==> flow/design.v <==
module s_axi_reg #(
    parameter DATA_WIDTH = 32,
    parameter ADDR_WIDTH = 32,
    parameter BRAM_QUANTITY = 6,
    parameter INTERNAL_ADDR_RANGE = 128,
    parameter ADDR_QUANTITY = 4
) (
    output logic [DATA_WIDTH * BRAM_QUANTITY - 1:0] m_bram_o,
    input                           clk,
    input                           areset,
    input  logic [ADDR_WIDTH - 1:0] awaddr_i,
    input  logic                    awvalid_i,
    output logic                    awready_o,
    input  logic [DATA_WIDTH - 1:0] wdata_i,
    input  logic [             3:0] wstrb_i,
    input  logic                    wvalid_i,
    output logic                    wready_o,
    input  logic [ADDR_WIDTH - 1:0] araddr_i,
    input  logic                    arvalid_i,
    output logic                    arready_o,
    output logic [DATA_WIDTH - 1:0] rdata_o,
    output logic                    rvalid_o,
    input  logic                    rready_i,
    output logic [             1:0] bresp_o,
    output logic                    bvalid_o,
    input  logic                    bready_i,
    input  logic [2:0] master_status_i,
    output logic       status_read_o,
    output logic       master_start_o
);
  logic [DATA_WIDTH - 1:0] BRAM[0 : BRAM_QUANTITY - 1];
  generate
    for (genvar j = 0; j < BRAM_QUANTITY; j++) begin : g_bram_o
      assign m_bram_o[j*DATA_WIDTH +: DATA_WIDTH] = BRAM[j];
    end
  endgenerate
  logic [ADDR_WIDTH - 1:0] write_addr;
  logic [ADDR_WIDTH - 1:0] read_addr;
  logic [DATA_WIDTH - 1:0] wdata_ff;
  logic [DATA_WIDTH - 1:0] rdata_ff;
  logic [             3:0] wstrb_ff;
  logic                    has_addr;
  logic                    has_data;
  logic                    awrite_handshake;
  logic                    write_handshake;
  logic                    resp_handshake;
  logic                    aread_handshake;
  logic                    read_handshake;
  logic                    awcorrect;
  logic                    can_write;
  logic [ADDR_WIDTH - 1:0] write_addr_index;
  assign awrite_handshake = awvalid_i && awready_o;
  assign aread_handshake = arvalid_i && arready_o;
  assign write_handshake = wvalid_i && wready_o;
  assign read_handshake = rvalid_o && rready_i;
  assign awcorrect = write_addr < BRAM_QUANTITY - 1;
  assign write_addr_index = write_addr;
  assign can_write = has_addr && has_data && awcorrect;
  assign rdata_o = rdata_ff;
  always_ff @(posedge clk or negedge areset) begin
    if (~areset) begin
      master_start_o <= '0;
    end else begin
      if (resp_handshake && write_addr == 0 && wdata_ff == 1) begin
        master_start_o <= 1;
      end
      if (master_start_o == 1) begin
        master_start_o <= 0;
      end
    end
  end
  always_ff @(posedge clk or negedge areset) begin
    if (~areset) begin
      awready_o <= 1;
    end else begin
      if (awrite_handshake) begin
        awready_o <= 0;
      end
      if (resp_handshake) begin
        awready_o <= 1;
      end
    end
  end
  always_ff @(posedge clk or negedge areset) begin
    if (~areset) begin
      arready_o <= 1;
    end else begin
      if (aread_handshake) begin
        arready_o <= 0;
      end
      if (read_handshake) begin
        arready_o <= 1;
      end
    end
  end
  always_ff @(posedge clk or negedge areset) begin
    if (~areset) begin
      write_addr <= 0;
    end else begin
      if(awrite_handshake) begin
        write_addr <= (awaddr_i[ADDR_QUANTITY * 4:0] >> 2);
      end
    end
  end
  assign read_addr = (araddr_i[ADDR_QUANTITY * 4:0] >> 2);
  always_ff @(posedge clk or negedge areset) begin
    if (~areset) begin
      wready_o <= 1;
    end else begin
      if (write_handshake) begin
        wready_o <= 0;
      end
      if (resp_handshake) begin
        wready_o <= 1;
      end
    end
  end
  always_ff @(posedge clk or negedge areset) begin
    if (~areset) begin
      rvalid_o <= 0;
    end else begin
      if (aread_handshake) begin
        rvalid_o <= 1;
      end
      if (read_handshake) begin
        rvalid_o <= 0;
      end
    end
  end
  always_ff @(posedge clk or negedge areset) begin
    if (~areset) begin
      wdata_ff <= 0;
      wstrb_ff <= 0;
    end else begin
      if (write_handshake) begin
        wdata_ff <= wdata_i;
        wstrb_ff <= wstrb_i;
      end
    end
  end
  generate
    for (genvar i = 0; i < BRAM_QUANTITY; i++) begin : g_bram
      always_ff @(posedge clk or negedge areset) begin
        if (~areset) begin
          BRAM[i] <= 0;
        end else begin
          if (can_write && write_addr_index == i) begin
            if (wstrb_ff[0] == 1) BRAM[i][7:0] <= wdata_ff[7:0];
            if (wstrb_ff[1] == 1) BRAM[i][(8*1)+7:(8*1)] <= wdata_ff[(8*1)+7:(8*1)];
            if (wstrb_ff[2] == 1) BRAM[i][(8*2)+7:(8*2)] <= wdata_ff[(8*2)+7:(8*2)];
            if (wstrb_ff[3] == 1) BRAM[i][(8*3)+7:(8*3)] <= wdata_ff[(8*3)+7:(8*3)];
          end
        end
      end
    end
  endgenerate
  always_ff @(posedge clk or negedge areset) begin
    if (~areset) begin
      rdata_ff <= 0;
    end else begin
      if (aread_handshake) begin
        rdata_ff <= read_addr < BRAM_QUANTITY - 1 ? BRAM[read_addr[2:0]] : DATA_WIDTH'(master_status_i);
      end
    end
  end
  assign status_read_o = aread_handshake && read_addr >= BRAM_QUANTITY - 1 ? 1 : 0;
  assign resp_handshake = bvalid_o && bready_i;
  always_ff @(posedge clk or negedge areset) begin
    if (~areset) begin
      bvalid_o <= 0;
    end else begin
      if (has_addr && has_data) begin
        bvalid_o <= 1;
      end
      if (resp_handshake) begin
        bvalid_o <= 0;
      end
    end
  end
  always_ff @(posedge clk or negedge areset) begin
    if (~areset) begin
      bresp_o <= 0;
    end else begin
      if (has_addr) begin
        bresp_o <= awcorrect ? 0 : 2;
      end
      if (resp_handshake) begin
        bresp_o <= 0;
      end
    end
  end
  always_ff @(posedge clk or negedge areset) begin
    if (~areset) begin
      has_addr <= 0;
    end else begin
      if (awrite_handshake) begin
        has_addr <= 1;
      end
      if (resp_handshake) begin
        has_addr <= 0;
      end
    end
  end
  always_ff @(posedge clk or negedge areset) begin
    if (~areset) begin
      has_data <= 0;
    end else begin
      if (write_handshake) begin
        has_data <= 1;
      end
      if (resp_handshake) begin
        has_data <= 0;
      end
    end
  end
endmodule
module m_axi_reg #(
    parameter DATA_WIDTH = 32,
    parameter ADDR_WIDTH = 32,
    parameter BRAM_QUANTITY = 6,
    parameter AWSIZE = (DATA_WIDTH >> 3)
) (
    input                           clk,
    input                           areset,
    input  logic [DATA_WIDTH * BRAM_QUANTITY - 1:0] bram_i,
    output logic [             3:0] awid_o,
    output logic [             7:0] awlen_o,
    output logic [             2:0] awsize_o,
    output logic [             1:0] awburst_o,
    output logic [ADDR_WIDTH - 1:0] awaddr_o,
    output logic                    awvalid_o,
    input  logic                    awready_i,
    output logic [             3:0] wid_o,
    output logic [DATA_WIDTH - 1:0] wdata_o,
    output logic [             3:0] wstrb_o,
    output logic                    wlast_o,
    output logic                    wvalid_o,
    input  logic                    wready_i,
    input  logic [             3:0] bid_i,
    input  logic [             1:0] bresp_i,
    input  logic                    bvalid_i,
    output logic                    bready_o,
    output logic [             2:0] master_status_o,
    input  logic                    status_read_i,
    input  logic                    master_start_i
);
  logic [DATA_WIDTH - 1:0]             current_burst_cnt;
  logic [DATA_WIDTH - 1:0]             burst_len;
  logic [             3:0] awid_ff;
  localparam ENABLED = 0, ADDR_W_0 = 1, ADDR_W_1 = 2, LENGTH = 3, INCR_STEP = 4, BTYPE = 5, STATUS = 6;
  logic [DATA_WIDTH - 1:0] BRAM [0 : BRAM_QUANTITY - 1];
  generate
    for (genvar j = 0; j < BRAM_QUANTITY; j++) begin : g_bram_i
      assign BRAM[j] = bram_i[j*DATA_WIDTH +: DATA_WIDTH];
    end
  endgenerate
  logic                     awrite_handshake;
  logic                     write_handshake;
  logic                     response_handshake;
  logic                     is_last_burst;
  logic [DATA_WIDTH - 1:0]  counter_ff;
  logic                     start_transaction;
  logic                     making_transaction;
  logic                     burst_processing;
  logic                     finished_transaction;
  logic                     enabled_last;
  assign awrite_handshake = awvalid_o && awready_i;
  assign write_handshake = wvalid_o && wready_i;
  assign response_handshake = bvalid_i && bready_o;
  assign is_last_burst = current_burst_cnt + 1 >= burst_len;
  assign awid_o = awid_ff;
  assign wid_o = awid_ff;
  always_ff @(posedge clk or negedge areset) begin
    if (~areset) begin
      master_status_o <= '0;
    end else begin
      if(status_read_i) begin
        master_status_o <= '0;
      end
      if(response_handshake) begin
        master_status_o <= { 1'b1, bresp_i };
      end
    end
  end
  always_ff @(posedge clk or negedge areset) begin
    if (~areset) begin
      awid_ff <= '0;
    end else begin
      if(finished_transaction) begin
        awid_ff <= awid_ff + 1;
      end
    end
  end
  assign start_transaction = master_start_i;
  always_ff @(posedge clk or negedge areset) begin
    if (~areset) begin
      making_transaction <= '0;
    end else begin
      if(start_transaction) begin
        making_transaction <= 1;
      end
      if(response_handshake) begin
        making_transaction <= 0;
      end
    end
  end
  always_ff @(posedge clk or negedge areset) begin
    if (~areset) begin
      finished_transaction <= '0;
    end else begin
      if(finished_transaction) begin
        finished_transaction <= 0;
      end
      if(response_handshake) begin
        finished_transaction <= 1;
      end
    end
  end
  always_ff @(posedge clk or negedge areset) begin
    if (~areset) begin
      burst_processing <= 0;
    end else begin
      if(awrite_handshake) begin
        burst_processing <= 1;
      end
      if(wlast_o && write_handshake) begin
        burst_processing <= 0;
      end
    end
  end
  always_ff @(posedge clk or negedge areset) begin
    if (~areset) begin
      awvalid_o <= '0;
    end else begin
      if(start_transaction && !making_transaction) begin
        awvalid_o <= 1;
      end
      if(awrite_handshake) begin
        awvalid_o <= 0;
      end
    end
  end
  assign awaddr_o = ADDR_WIDTH'({ BRAM[ADDR_W_1], BRAM[ADDR_W_0] });
  always_ff @(posedge clk or negedge areset) begin
    if (~areset) begin
      wvalid_o <= '0;
    end else begin
      if(burst_processing && !wvalid_o) 
        wvalid_o <= 1;
      if(write_handshake) 
        wvalid_o <= 0;
    end
  end
  always_ff @(posedge clk or negedge areset) begin
    if (~areset) begin
      wdata_o <= '0;
      wstrb_o <= '1;
    end else begin
      if(awrite_handshake) begin
        wdata_o <= counter_ff;
      end
      if(burst_processing && write_handshake) begin
        wdata_o <= counter_ff + BRAM[INCR_STEP];
      end
    end
  end
  always_ff @(posedge clk or negedge areset) begin
    if (~areset) begin
      bready_o <= '0;
    end else begin
      if(awrite_handshake) begin
        bready_o <= 1;
      end
      if(response_handshake) begin
        bready_o <= 0;
      end
    end
  end
  always_ff @(posedge clk or negedge areset) begin
    if (~areset) begin
      awburst_o <= 0;
      awsize_o <= 'b010;
    end else begin
      if(start_transaction)
      begin
        awburst_o <= 2'b01;
        awsize_o <= 3'b010;
      end
    end
  end
  always_ff @(posedge clk or negedge areset) begin
    if (~areset) begin
      awlen_o <= 0;
    end else begin
      if(start_transaction) begin
        awlen_o <= 8'((BRAM[LENGTH] / AWSIZE) - 1);
      end
    end
  end
  assign wlast_o = is_last_burst;
  assign burst_len = DATA_WIDTH'(awlen_o) + 1;
  always_ff @(posedge clk or negedge areset) begin
    if (~areset) begin
      current_burst_cnt <= 0;
    end else begin
      if(start_transaction && !making_transaction) begin
        current_burst_cnt <= 0;
      end
      if(burst_processing && write_handshake) begin
        if(is_last_burst) 
          current_burst_cnt <= 0;
        else 
          current_burst_cnt <= current_burst_cnt + 1;
      end
    end
  end
  always_ff @(posedge clk or negedge areset) begin
    if (~areset) begin
      counter_ff <= '0;
    end else begin
      if(burst_processing && write_handshake) begin
        counter_ff <= counter_ff + BRAM[INCR_STEP];
      end
      if(finished_transaction) begin
        counter_ff <= '0;
      end
    end
  end
endmodule
module master_top#(
    parameter DATA_WIDTH = 32,
    parameter ADDR_WIDTH = 32,
    parameter BRAM_QUANTITY = 6,
    parameter INTERNAL_ADDR_RANGE = 128
)(
    input                           clk,
    input                           areset,
    input  logic [             3:0] awid_i,
    input  logic [ADDR_WIDTH - 1:0] awaddr_i,
    input  logic                    awvalid_i,
    output logic                    awready_o,
    input  logic [             3:0] wid_i,
    input  logic [DATA_WIDTH - 1:0] wdata_i,
    input  logic [             3:0] wstrb_i,
    input  logic                    wlast_i,
    input  logic                    wvalid_i,
    output logic                    wready_o,
    input  logic [             3:0] arid_i,
    input  logic [ADDR_WIDTH - 1:0] araddr_i,
    input  logic                    arvalid_i,
    output logic                    arready_o,
    output logic [             3:0] rid_o,
    output logic [DATA_WIDTH - 1:0] rdata_o,
    output logic                    rlast_o,
    output logic                    rvalid_o,
    input  logic                    rready_i,
    output logic [             3:0] bid_o,
    output logic [             1:0] bresp_o,
    output logic                    bvalid_o,
    input  logic                    bready_i,
    output logic [             3:0] m_awid_o,
    output logic [             7:0] m_awlen_o,
    output logic [             2:0] m_awsize_o,
    output logic [             1:0] m_awburst_o,
    output logic [ADDR_WIDTH - 1:0] m_awaddr_o,
    output logic                    m_awvalid_o,
    input  logic                    m_awready_i,
    output logic [             3:0] m_wid_o,
    output logic [DATA_WIDTH - 1:0] m_wdata_o,
    output logic [             3:0] m_wstrb_o,
    output logic                    m_wlast_o,
    output logic                    m_wvalid_o,
    input  logic                    m_wready_i,
    input  logic [             3:0] m_bid_i,
    input  logic [             1:0] m_bresp_i,
    input  logic                    m_bvalid_i,
    output logic                    m_bready_o
);
wire [DATA_WIDTH * BRAM_QUANTITY - 1:0] m_bram;
assign rid_o   = 4'd0;
assign bid_o   = 4'd0;
assign rlast_o = 1'b1;
wire [             2:0] master_status;
wire                    master_start;
wire                    status_read;
s_axi_reg #(
    .DATA_WIDTH (DATA_WIDTH),
    .ADDR_WIDTH (ADDR_WIDTH),
    .BRAM_QUANTITY (BRAM_QUANTITY),
    .INTERNAL_ADDR_RANGE (INTERNAL_ADDR_RANGE)
) axi_slave_0
(
    .clk            (clk),
    .areset         (areset),
    .m_bram_o       (m_bram),
    .awaddr_i       (awaddr_i),
    .awvalid_i      (awvalid_i),
    .awready_o      (awready_o),
    .wdata_i        (wdata_i),
    .wstrb_i        (wstrb_i),
    .wvalid_i       (wvalid_i),
    .wready_o       (wready_o),
    .bresp_o        (bresp_o),
    .bvalid_o       (bvalid_o),
    .araddr_i       (araddr_i),
    .arvalid_i      (arvalid_i),
    .rready_i       (rready_i),
    .bready_i       (bready_i),
    .arready_o      (arready_o),
    .rvalid_o       (rvalid_o),
    .rdata_o        (rdata_o),
    .master_status_i(master_status),
    .status_read_o  (status_read),
    .master_start_o (master_start)
);
m_axi_reg #(
    .DATA_WIDTH (DATA_WIDTH),
    .ADDR_WIDTH (ADDR_WIDTH),
    .BRAM_QUANTITY (BRAM_QUANTITY)
) axi_master_0
(
    .clk            (clk),
    .areset         (areset),
    .bram_i         (m_bram),
    .awid_o         (m_awid_o),
    .awlen_o        (m_awlen_o),
    .awsize_o       (m_awsize_o),
    .awburst_o      (m_awburst_o),
    .awaddr_o       (m_awaddr_o),
    .awvalid_o      (m_awvalid_o),
    .awready_i      (m_awready_i),
    .wid_o          (m_wid_o),
    .wdata_o        (m_wdata_o),
    .wstrb_o        (m_wstrb_o),
    .wlast_o        (m_wlast_o),
    .wvalid_o       (m_wvalid_o),
    .wready_i       (m_wready_i),
    .bid_i          (m_bid_i),
    .bresp_i        (m_bresp_i),
    .bvalid_i       (m_bvalid_i),
    .bready_o       (m_bready_o),
    .master_status_o(master_status),
    .status_read_i  (status_read),
    .master_start_i (master_start)
);
endmodule
==> Reports on master_top <==
Tool output for the design above, in the order of the flow.
Lines are those of the file above, counted from 1.
Operators carry their Yosys type and port widths (W data, S select, Z words).
Cell names lack the library's common part.
{ "setup": {"design": "master_top", "clock_port": "clk", "cell_library": "sky130hd", "lib_corner": "tt_025C_1v80"} }

==> Elaborated design <==
Yosys after proc, flatten, opt, wreduce and memory -nomap, before mapping. Print and check cells are not counted. Equal cells are merged and count once.
{ "bits": {"ff_bits": 403, "inputBits": 129, "output_inout_bits": 141, "word_cells": 176} }
{ "op_classes": {"n_addsub": 5, "n_cmp": 4, "eq_ne": 11, "n_mux": 41, "reduce_and_logical": 65} }
{ "ops": {"columns": ["operator", "n"], "rows": [
  ["$mux W32", 8],
  ["$pmux W32 S6", 1],
  ["$reduce_and A2 Y1", 24],
  ["$add A32 B1 Y32 const B", 1],
  ["$eq A32 B1 Y1 const B", 1],
  ["$add A32 B32 Y32", 1],
  ["$ge A32 B9 Y1", 1],
  ["$logic_not A32 Y1", 1],
  ["$eq A15 B2 Y1 const B", 2],
  ["$lt A15 B3 Y1 const B", 2],
  ["$eq A15 B3 Y1 const B", 2],
  ["$reduce_bool A2 Y1", 14],
  ["$mux W1", 27],
  ["$logic_and A1 B1 Y1", 23],
  ["$eq A15 B1 Y1 const B", 1],
  ["$ge A15 B3 Y1 const B", 1],
  ["$add A8 B1 Y9 const B", 1],
  ["$sub A8 B1 Y8 const B", 1],
  ["$eq A3 B2 Y1 const B", 2],
  ["$eq A3 B3 Y1 const B", 2],
  ["$mux W3", 2],
  ["$mux W2", 3],
  ["$add A4 B1 Y4 const B", 1],
  ["$eq A3 B1 Y1 const B", 1],
  ["$logic_not A3 Y1", 1],
  ["$logic_not A1 Y1", 2]
]} }

==> Depth <==
Yosys ltp: most cells in a row. Word level: on the elaborated netlist, between registers, memories and ports. Mapped: between sequential cells and ports; inverters and the memories' decode and read muxes count.
{ "depth": {"ltp_word": 5, "ABC_AREA": 0, "ltp_mapped": 13, "ltp_nobuf": 12} }

==> After synthesis <==
Yosys stat after the flow's synthesis: flattened, memories mapped to cells. It holds for the ABC_AREA given above (unset counts as 0); a run with the other value may have another netlist.
{ "mapped": {"cell_count": 1743, "area_mm2": 0.0193135, "ff_cells": 402, "buffers": 132} }
{ "by_type": {"columns": ["cell_type", "n", "type_area_um2"], "rows": [
  ["dfrtp_1", 399, 9.98E+03],
  ["mux2_2", 216, 2.43E+03],
  ["a21oi_1", 130, 650.624],
  ["mux2i_1", 64, 640.614],
  ["nand2_1", 159, 596.822],
  ["ha_1", 44, 550.528],
  ["o21ai_0", 94, 470.451],
  ["clkbuf_1", 101, 379.114],
  ["nor2_1", 83, 311.549],
  ["xnor2_1", 33, 289.027],
  ["and3_1", 34, 212.704],
  ["xor2_1", 23, 201.443],
  ["a22o_1", 22, 192.685],
  ["buf_4", 23, 172.666],
  ["a211oi_1", 21, 157.651],
  ["o221ai_1", 18, 157.651],
  ["a21o_1", 19, 142.637],
  ["o31ai_1", 19, 142.637]
]} }
Other cell types: 57; their cells: 241.
The figures by module come from a second, unflattened synthesis with its own total; it is not the netlist above.
{ "hier_totals": {"hier_cells": 1782, "area_unflattened_mm2": 0.020023} }
Rows give one instance, submodules left out.
{ "modules": {"columns": ["module", "n_inst", "n_cells", "area_mm2"], "rows": [
  ["s_axi_reg", 1, 943, 0.0124269],
  ["m_axi_reg", 1, 828, 0.007521],
  ["master_top", 1, 11, 0.0000751]
]} }

==> Timing after synthesis <==
Source: OpenSTA report_checks on the synthesized netlist (no wires, ideal clock, input and output delay 20% of the period each), path of least setup slack; recovery checks are left aside. Register names are those of the netlist, which keeps one name where synthesis merged equal registers.
{ "synth_timing": {"path_type": "flip-flop to output port", "from": "reg axi_master_0.current_burst_cnt[2]", "to": "out m_wlast_o", "period_ns": 8.0, "launch_ns": 0.000, "t_arrival_ns": 2.672, "setup_slack_ns": 3.728, "delay_ns": 2.672, "path_stages": 13, "n_path_buf": 1, "period_less_setup_slack_ns": 4.272} }
"delay_ns" is the arrival time less input delay plus setup time.
A path that ends at an output port has no setup time.
"path_stages": output pins that drive a net of the path, with the launching flip-flop's if there is one; two outputs of one cell count as two.
"period_less_setup_slack_ns" = period - worst setup slack (recovery checks aside). The figure is calculated, with input and output delays left at 20% of the set period.
The rows between start and end are the longest chain of elaborated cells between them; the timing report does not say that the signal goes this way. Where chains are equally long, one stands for them.
A line is the first line of the expression or statement that the cell stems from. Yosys adds cells for indexed reads and writes and turns some case tables into memories.
A register here has more assigning lines than the two given.
{ "synth_between": {"cell_sequence": "dfrtp_1 and3_2 and3_1 clkbuf_1 nand2_1 xnor2_1 ha_1 a21o_1 a21oi_1 o2111ai_1 nor4_1 o211ai_1 or3_1", "elab_chain_cells": 2, "cells_between": 2, "cone_classes": "1 x add/sub; 1 x compare"} }
{ "synth_lines": {"columns": ["item", "line_no", "rtl"], "rows": [
  ["start: declaration", 247, "logic [DATA_WIDTH - 1:0]             current_burst_cnt;"],
  ["start: assignment", 404, "current_burst_cnt <= 0;"],
  ["start: assignment", 413, "current_burst_cnt <= current_burst_cnt + 1;"],
  ["$add A32 B1 Y32", 270, "assign is_last_burst = current_burst_cnt + 1 >= burst_len;"],
  ["$ge A32 B9 Y1", 270, null],
  ["end: declaration", 471, "output logic                    m_wlast_o,"]
]} }

==> Timing after layout <==
Path of least setup slack in the final report of run 1 (OpenROAD, finished layout, wires in). Where an end is a register, its clock arrival counts in the times.
{ "layout_timing": {"path_type": "flip-flop to output port", "from": "reg axi_master_0.current_burst_cnt[2]", "to": "out m_wlast_o", "period_ns": 9.64, "launch_ns": 0.58, "t_arrival_ns": 4.20, "setup_slack_ns": 3.52, "path_stages": 13, "n_path_buf": 1} }
The rows between start and end are the longest chain of elaborated cells between them; the timing report does not say that the signal goes this way. Where chains are equally long, one stands for them.
A register here has more assigning lines than the two given.
{ "layout_between": {"cell_sequence": "dfrtp_1 and3_2 and3_1 nand2_1 xnor2_1 ha_1 a21o_1 a21oi_1 o2111ai_1 nor4_1 o211ai_1 or3_1 clkdlybuf4s50_1", "elab_chain_cells": 2, "cells_between": 2, "cone_classes": "1 x add/sub; 1 x compare"} }
{ "layout_lines": {"columns": ["item", "line_no", "rtl"], "rows": [
  ["start: declaration", 247, "logic [DATA_WIDTH - 1:0]             current_burst_cnt;"],
  ["start: assignment", 404, "current_burst_cnt <= 0;"],
  ["start: assignment", 413, "current_burst_cnt <= current_burst_cnt + 1;"],
  ["$add A32 B1 Y32", 270, "assign is_last_burst = current_burst_cnt + 1 >= burst_len;"],
  ["$ge A32 B9 Y1", 270, null],
  ["end: declaration", 471, "output logic                    m_wlast_o,"]
]} }

Wiki page: master_top / flow data

Record of 3 stored runs of the RTL-to-layout flow on master_top, platform sky130hd. The runs are unordered. Constraints: input delay and output delay 20% of the set period each, output load 0.01 pF.
"achieved period" is the run's clock period less its worst setup slack. It is reckoned from that one timing run; input and output delays stay at 20% of the period that was set.
"time used up by the worst setup path": the worst setup path's part of the clock period (all of it between registers, 20% less for each end at a port) less its slack. A launch clock that arrives late makes it longer, a capture clock that arrives late makes it shorter.
"total power of the final layout" is the tool's figure for a default switching activity; nothing was simulated.

==> run 1: settings <==
{ "ABC_AREA": 0, "CELL_PAD_IN_SITES_DETAIL_PLACEMENT": 1, "CORE_ASPECT_RATIO": 1.31, "CORE_UTILIZATION": 36, "MIN_ROUTING_LAYER": "met2", "PLACE_DENSITY": 0.38, "SETUP_SLACK_MARGIN": -0.75, "SLEW_MARGIN": 40, "period_ns": 9.64, "CAP_MARGIN": 20, "CORE_MARGIN": 2 }
==> run 1: results <==
time used up by the worst setup path: 4.20 ns
worst setup path kind: flip-flop to output port
utilization after routing: 44.0 %
worst setup slack after layout: 3.517 ns
overall die area: 0.0555342 mm^2
total power of the final layout: 4,555 uW
standard-cell area after layout: 0.023455 mm^2
synthesized cell area: 0.0193135 mm^2
post-route setup TNS: 0.000 ns
achieved period: 6.123 ns

==> run 2: settings <==
{ "ABC_AREA": 1, "CELL_PAD_IN_SITES_GLOBAL_PLACEMENT": 1, "CORE_UTILIZATION": 40, "GPL_ROUTABILITY_DRIVEN": 0, "PLACE_DENSITY": 0.46, "TNS_END_PERCENT": 65, "period_ns": 8.0, "CAP_MARGIN": 20, "CORE_MARGIN": 2, "SLEW_MARGIN": 20 }
==> run 2: results <==
time used up by the worst setup path: 4.18 ns
worst setup path kind: flip-flop to output port
utilization after routing: 48.8 %
worst setup slack after layout: 2.221 ns
overall die area: 0.0504205 mm^2
total power of the final layout: 5,822 uW
standard-cell area after layout: 0.0233399 mm^2
synthesized cell area: 0.0194562 mm^2
post-route setup TNS: 0.000 ns
achieved period: 5.779 ns

==> run 3: settings <==
{ "CELL_PAD_IN_SITES_DETAIL_PLACEMENT": 1, "CELL_PAD_IN_SITES_GLOBAL_PLACEMENT": 1, "CORE_ASPECT_RATIO": 0.69, "CORE_MARGIN": 8, "CORE_UTILIZATION": 22, "GPL_ROUTABILITY_DRIVEN": 1, "GPL_TIMING_DRIVEN": 0, "HOLD_SLACK_MARGIN": 0.12, "MIN_ROUTING_LAYER": "met1", "PLACE_DENSITY_LB_ADDON": 0.24, "SETUP_SLACK_MARGIN": -0.27, "SLEW_MARGIN": 30, "TNS_END_PERCENT": 45, "period_ns": 4.46, "CAP_MARGIN": 20 }
==> run 3: results <==
time used up by the worst setup path: 3.68 ns
worst setup path kind: flip-flop to output port
utilization after routing: 28.3 %
worst setup slack after layout: -0.111 ns
overall die area: 0.0976908 mm^2
total power of the final layout: 9,917 uW
standard-cell area after layout: 0.0246349 mm^2
synthesized cell area: 0.0193135 mm^2
post-route setup TNS: -0.111 ns
achieved period: 4.571 ns
